==> flow/design.v <==
module multiplier  #(parameter width = 16)
   ( input    signed  [width-1 : 0] multiplicand,
     input    signed  [width-1 : 0] multiplier,   
     output   signed  [2 * width - 1 : 0] product
   ) ;
   assign  product = multiplicand * multiplier ;
endmodule
module  adder  #(parameter width = 32)  
		( input   signed [width-1 : 0] a ,
		  input   signed [width-1 : 0] b , 
		  output  signed [width-1 : 0] sum
		) ;
    assign   sum = a + b ;
endmodule
module accumulator #(parameter width = 32) 
	(input    clk,
     	 input    ena,
         input    reset,
         input	  signed [width - 1 : 0] acc_in,
   	 output   reg signed [width - 1 : 0] acc_out
	) ;
   always @(posedge clk) begin
      if (reset)  acc_out <= 0 ;
      else if (ena) acc_out <= acc_in ;
   end
endmodule
module mac_demo(input    clk, 
           input    reset, 
           input    ena,
   	   input    signed [16-1 : 0] k,
           input    signed [16-1 : 0] x,   
           output   signed [2 * 16 - 1 : 0] acc_out
          ) ;
           wire     signed [2 * 16 - 1 : 0] p ;
           wire     signed [2 * 16 - 1 : 0] acc_in ;
   multiplier  #(.width(16)) mult_0(.multiplicand(k),
                                          .multiplier(x),
                       			  .product(p)
                			  ) ;
   adder     #(.width(2*16)) add_0(.a(p),
                			 .b(acc_out),
                			 .sum(acc_in)
               				) ;
   accumulator  #(.width(2*16))  acc_0(.clk(clk),
                   			     .reset(reset),
                   			     .ena(ena),
                   			     .acc_in(acc_in),
                   			     .acc_out(acc_out)
                   			) ;
endmodule
Tool chain data of mac_demo
Tool output for the design above, in the order of the flow.
Lines are those of the file above, counted from 1.
{ "setup": {"design": "mac_demo", "clock": "clk", "library": "sky130hd", "pvt_corner": "tt_025C_1v80"} }

Word-level counts
Source: Yosys, flattened and elaborated, memories not mapped. Widths are those after wreduce; folded enables and synchronous resets count as part of the registers. Registers that Yosys merges into a memory's read port (data or address) are not register bits. Print and check cells do not count. Equal cells are merged and count once.
{ "classes": {"add_sub_neg": 1, "multipliers": 1} }
{ "op_table": {"columns": ["cell", "count"], "rows": [
  ["multiplier 16 x 16 -> 32 bit", 1],
  ["adder 32 bit", 1]
]} }
{ "word_totals": {"ff_bits": 32, "input_bits": 35, "output_inout_bits": 32, "elab_cells": 3} }

Depth
Depth = most cells in a row (Yosys ltp): at word level without a register or memory, in the mapped netlist without a sequential cell, where the memories' decode and read muxes count.
{ "logic_depth": {"depth_word": 2, "abc_area": 0, "mapped_depth": 25, "ltp_nobuf": 23} }

After synthesis
Yosys stat after the flow's synthesis: flattened, memories mapped to cells. It holds for the ABC_AREA given above (unset counts as 0); a run with the other value may have another netlist.
The area totals of this step are shown rounded.
{ "types": {"columns": ["cell_type", "count", "area_total_um2"], "rows": [
  ["sky130_fd_sc_hd__fa_1", 292, 5.85E+03],
  ["sky130_fd_sc_hd__inv_1", 341, 1.28E+03],
  ["sky130_fd_sc_hd__ha_1", 98, 1.23E+03],
  ["sky130_fd_sc_hd__and2_1", 122, 763.232],
  ["sky130_fd_sc_hd__dfxtp_1", 32, 640.614],
  ["sky130_fd_sc_hd__nand2_1", 145, 544.272],
  ["sky130_fd_sc_hd__xnor2_1", 20, 175.168],
  ["sky130_fd_sc_hd__nor2_1", 46, 172.666],
  ["sky130_fd_sc_hd__clkbuf_1", 39, 146.39],
  ["sky130_fd_sc_hd__a21oi_1", 27, 135.13],
  ["sky130_fd_sc_hd__xor2_1", 12, 105.101],
  ["sky130_fd_sc_hd__mux2i_1", 8, 80.077],
  ["sky130_fd_sc_hd__o21ai_0", 15, 75.072],
  ["sky130_fd_sc_hd__a211oi_1", 8, 60.058],
  ["sky130_fd_sc_hd__a21o_1", 8, 60.058],
  ["sky130_fd_sc_hd__o21bai_1", 7, 52.55],
  ["sky130_fd_sc_hd__nand3_1", 8, 40.038],
  ["sky130_fd_sc_hd__o21a_1", 5, 37.536]
]} }
Not listed: further types 41, cells in them 72.
{ "mapped": {"cells": 1305, "synth_area_mm2": 0.012, "seqArea_mm2": 0.000641, "ffs": 32, "buf_cells": 42} }
The figures by module come from a second, unflattened synthesis with its own total; it is not the netlist above.
{ "hier_totals": {"hier_cells": 1397, "hier_area_mm2": 0.0125} }
Rows give one instance, submodules left out.
{ "by_module": {"columns": ["module", "instances", "cells", "area_mm2", "mod_seq_area_mm2"], "rows": [
  ["multiplier #(width=16)", 1, 1073, 0.00977, 0],
  ["adder #(width=32)", 1, 221, 0.0016, 0],
  ["accumulator #(width=32)", 1, 103, 0.00116, 0.000641],
  ["mac_demo", 1, 0, 0, 0]
]} }

Worst setup path after synthesis
Source: OpenSTA report_checks on the synthesized netlist (no wires, ideal clock, input and output delay 20% of the period each), path of least setup slack; recovery checks are left aside. Register names are those of the netlist, which keeps one name where synthesis merged equal registers.
{ "synth_timing": {"path_type": "input to register", "startpoint": "input port k[15]", "endpoint": "register acc_0.acc_out[31]", "tclk_ns": 7.0, "input_delay_ns": 1.400, "setup_time_ns": 0.091, "launch_ns": 1.400, "arrival_ns": 7.000, "required_ns": 6.909, "path_slack_ns": -0.091, "delay_ns": 5.691, "driving_pins": 23, "path_buffers": 2, "period_less_setup_slack_ns": 7.091} }
"delay_ns" = arrival - input delay + setup time.
"driving_pins": output pins that drive a net of the path, with the launching flip-flop's if there is one; two outputs of one cell count as two.
"period_less_setup_slack_ns" = period - worst setup slack (recovery checks aside). The figure is calculated, with input and output delays left at 20% of the set period.
The rows between start and end are the longest chain of elaborated cells between them; the timing report does not say that the signal goes this way. Where chains are equally long, one stands for them.
A line is the first line of the expression or statement that the cell stems from. Yosys adds cells for indexed reads and writes and turns some case tables into memories.
{ "synth_between": {"cell_sequence": "sky130_fd_sc_hd__clkbuf_1 sky130_fd_sc_hd__nand2_1 sky130_fd_sc_hd__inv_1 sky130_fd_sc_hd__fa_1 sky130_fd_sc_hd__inv_1 sky130_fd_sc_hd__fa_1 sky130_fd_sc_hd__inv_1 sky130_fd_sc_hd__fa_1 sky130_fd_sc_hd__fa_1 sky130_fd_sc_hd__fa_1 sky130_fd_sc_hd__inv_1 sky130_fd_sc_hd__fa_1 sky130_fd_sc_hd__inv_1 sky130_fd_sc_hd__ha_1 sky130_fd_sc_hd__clkbuf_1 sky130_fd_sc_hd__a21o_1 sky130_fd_sc_hd__a21oi_1 sky130_fd_sc_hd__o21bai_1 sky130_fd_sc_hd__a41o_1 sky130_fd_sc_hd__nand4_1 sky130_fd_sc_hd__a21oi_1 sky130_fd_sc_hd__or3_1 sky130_fd_sc_hd__a311oi_1", "elab_chain_cells": 2, "cells_between": 2, "lines_between": 2, "cone_classes": "add/sub: 1; mul: 1"} }
{ "synth_lines": {"columns": ["item", "line", "rtl"], "rows": [
  ["start, declared", 30, "input signed [16-1 : 0] k,"],
  ["multiplier 16 x 16 -> 32 bit", 6, null],
  ["adder 32 bit", 13, "assign   sum = a + b ;"],
  ["end, assigned", 23, "if (reset)  acc_out <= 0 ;"],
  ["end, assigned", 24, "else if (ena) acc_out <= acc_in ;"],
  ["end, declared", 20, "output reg signed [width - 1 : 0] acc_out"]
]} }

Path in the finished layout
Path of least setup slack in the final report of run 1 (OpenROAD, finished layout, wires in). Where an end is a register, its clock arrival counts in the times.
{ "layout_timing": {"path_type": "input to register", "startpoint": "input port x[4]", "endpoint": "register acc_0.acc_out[18]", "tclk_ns": 9.01, "input_delay_ns": 1.80, "setup_time_ns": 0.11, "launch_ns": 1.80, "arrival_ns": 9.02, "required_ns": 9.18, "path_slack_ns": 0.16, "driving_pins": 20, "path_buffers": 1} }
The rows between start and end are the longest chain of elaborated cells between them; the timing report does not say that the signal goes this way. Where chains are equally long, one stands for them.
{ "layout_between": {"cell_sequence": "sky130_fd_sc_hd__clkdlybuf4s50_1 sky130_fd_sc_hd__and2_1 sky130_fd_sc_hd__fa_1 sky130_fd_sc_hd__inv_1 sky130_fd_sc_hd__fa_1 sky130_fd_sc_hd__fa_1 sky130_fd_sc_hd__inv_1 sky130_fd_sc_hd__fa_1 sky130_fd_sc_hd__fa_1 sky130_fd_sc_hd__inv_1 sky130_fd_sc_hd__fa_1 sky130_fd_sc_hd__inv_1 sky130_fd_sc_hd__ha_1 sky130_fd_sc_hd__a211oi_1 sky130_fd_sc_hd__a41oi_4 sky130_fd_sc_hd__a21oi_2 sky130_fd_sc_hd__nor2b_2 sky130_fd_sc_hd__o31ai_1 sky130_fd_sc_hd__mux2_1 sky130_fd_sc_hd__a311o_1", "elab_chain_cells": 2, "cells_between": 2, "lines_between": 2, "cone_classes": "add/sub: 1; mul: 1"} }
{ "layout_lines": {"columns": ["item", "line", "rtl"], "rows": [
  ["start, declared", 31, "input    signed [16-1 : 0] x,"],
  ["multiplier 16 x 16 -> 32 bit", 6, null],
  ["adder 32 bit", 13, "assign   sum = a + b ;"],
  ["end, assigned", 23, "if (reset)  acc_out <= 0 ;"],
  ["end, assigned", 24, "else if (ena) acc_out <= acc_in ;"],
  ["end, declared", 20, "output reg signed [width - 1 : 0] acc_out"]
]} }

# Flow runs of mac_demo

Measured data: module mac_demo, platform sky130hd, 6 stored runs of the flow under differing settings, order arbitrary. Input and output delays are each 20% of the period that was set; the output load is 0.01 pF.
"period_reached_ns" = clock period - worst setup slack. The figure is calculated, with input and output delays left at 20% of the set period.
"critical_path_time_ns" = time allowed to the worst setup path (clock period - input delay - output delay, where it has them) - its slack; a late launch clock adds to it, a late capture clock takes from it.
The results are shown rounded.
[
  {
    "run": "run 1",
    "settings": { "CELL_PAD_IN_SITES_DETAIL_PLACEMENT": 2, "CORE_ASPECT_RATIO": 0.54, "CORE_MARGIN": 9, "CORE_UTILIZATION": 39, "CTS_CLUSTER_SIZE": 15, "GPL_ROUTABILITY_DRIVEN": 1, "GPL_TIMING_DRIVEN": 1, "MAX_ROUTING_LAYER": "met4", "PLACE_DENSITY_LB_ADDON": 0.22, "SETUP_SLACK_MARGIN": -0.19, "SLEW_MARGIN": 40, "TNS_END_PERCENT": 60, "period_ns": 9.01, "CAP_MARGIN": 20 },
    "results": { "worst_setup_slack_ns": 0.157, "worst_hold_slack_ns": 0.525, "period_reached_ns": 8.853, "finalUtil_frac": 0.449, "design_die_area_mm2": 0.0378, "setupTns_ns": 0.000, "yosys.chip_area_mm2": 0.012, "critical_path_time_ns": 7.05, "path_kind": "input to register" }
  },
  {
    "run": "run 2",
    "settings": { "ABC_AREA": 0, "CELL_PAD_IN_SITES_GLOBAL_PLACEMENT": 3, "CORE_UTILIZATION": 65, "CTS_CLUSTER_SIZE": 36, "GPL_TIMING_DRIVEN": 1, "MIN_ROUTING_LAYER": "met1", "PLACE_DENSITY": 0.75, "SETUP_SLACK_MARGIN": 1.25, "TNS_END_PERCENT": 50, "period_ns": 5.48, "CAP_MARGIN": 20, "CORE_MARGIN": 2, "SLEW_MARGIN": 20 },
    "outcome": "stopped before the end: placement reported GPL-0301"
  },
  {
    "run": "run 3",
    "settings": { "CELL_PAD_IN_SITES_DETAIL_PLACEMENT": 2, "CORE_ASPECT_RATIO": 0.73, "CORE_MARGIN": 9, "CORE_UTILIZATION": 25, "CTS_CLUSTER_SIZE": 15, "GPL_ROUTABILITY_DRIVEN": 0, "GPL_TIMING_DRIVEN": 0, "HOLD_SLACK_MARGIN": 0.17, "MAX_ROUTING_LAYER": "met5", "MIN_ROUTING_LAYER": "met2", "PLACE_DENSITY_LB_ADDON": 0.22, "SETUP_SLACK_MARGIN": -0.19, "SLEW_MARGIN": 40, "TNS_END_PERCENT": 60, "period_ns": 5.28, "CAP_MARGIN": 20 },
    "results": { "finalUtil_frac": 0.323, "yosys.chip_area_mm2": 0.012, "setupTns_ns": -26.2, "critical_path_time_ns": 5.87, "path_kind": "input to register", "design_die_area_mm2": 0.0565, "worst_hold_slack_ns": 0.501, "worst_setup_slack_ns": -1.64, "period_reached_ns": 6.921 }
  },
  {
    "run": "run 4",
    "settings": { "CELL_PAD_IN_SITES_DETAIL_PLACEMENT": 2, "CELL_PAD_IN_SITES_GLOBAL_PLACEMENT": 2, "CORE_ASPECT_RATIO": 1.1, "CORE_UTILIZATION": 40, "CTS_CLUSTER_DIAMETER": 289, "CTS_CLUSTER_SIZE": 41, "SETUP_SLACK_MARGIN": 0.96, "period_ns": 7.0, "CAP_MARGIN": 20, "CORE_MARGIN": 2, "SLEW_MARGIN": 20 },
    "results": { "finalUtil_frac": 0.54, "setupTns_ns": -0.428, "worst_setup_slack_ns": -0.142, "worst_hold_slack_ns": 0.514, "design_die_area_mm2": 0.0315, "yosys.chip_area_mm2": 0.012, "critical_path_time_ns": 5.74, "path_kind": "input to register", "period_reached_ns": 7.142 }
  },
  {
    "run": "run 5",
    "settings": { "ABC_AREA": 1, "CAP_MARGIN": 15, "CELL_PAD_IN_SITES_DETAIL_PLACEMENT": 1, "CELL_PAD_IN_SITES_GLOBAL_PLACEMENT": 2, "CORE_ASPECT_RATIO": 0.86, "CORE_UTILIZATION": 40, "CTS_CLUSTER_DIAMETER": 289, "CTS_CLUSTER_SIZE": 31, "MAX_ROUTING_LAYER": "met5", "PLACE_DENSITY_LB_ADDON": 0.1, "SETUP_SLACK_MARGIN": 1.95, "period_ns": 7.0, "CORE_MARGIN": 2, "SLEW_MARGIN": 20 },
    "results": { "worst_setup_slack_ns": 0.615, "finalUtil_frac": 0.575, "period_reached_ns": 6.385, "critical_path_time_ns": 4.99, "path_kind": "input to register", "setupTns_ns": 0.000, "yosys.chip_area_mm2": 0.0129, "worst_hold_slack_ns": 0.557, "design_die_area_mm2": 0.0336 }
  },
  {
    "run": "run 6",
    "settings": { "CORE_ASPECT_RATIO": 1.1, "CORE_UTILIZATION": 40, "CTS_CLUSTER_DIAMETER": 289, "CTS_CLUSTER_SIZE": 41, "period_ns": 7.0, "CAP_MARGIN": 20, "CORE_MARGIN": 2, "SLEW_MARGIN": 20 },
    "results": { "setupTns_ns": 0.000, "worst_hold_slack_ns": 0.497, "period_reached_ns": 6.816, "yosys.chip_area_mm2": 0.012, "design_die_area_mm2": 0.0315, "critical_path_time_ns": 5.42, "path_kind": "input to register", "worst_setup_slack_ns": 0.184, "finalUtil_frac": 0.5 }
  }
]
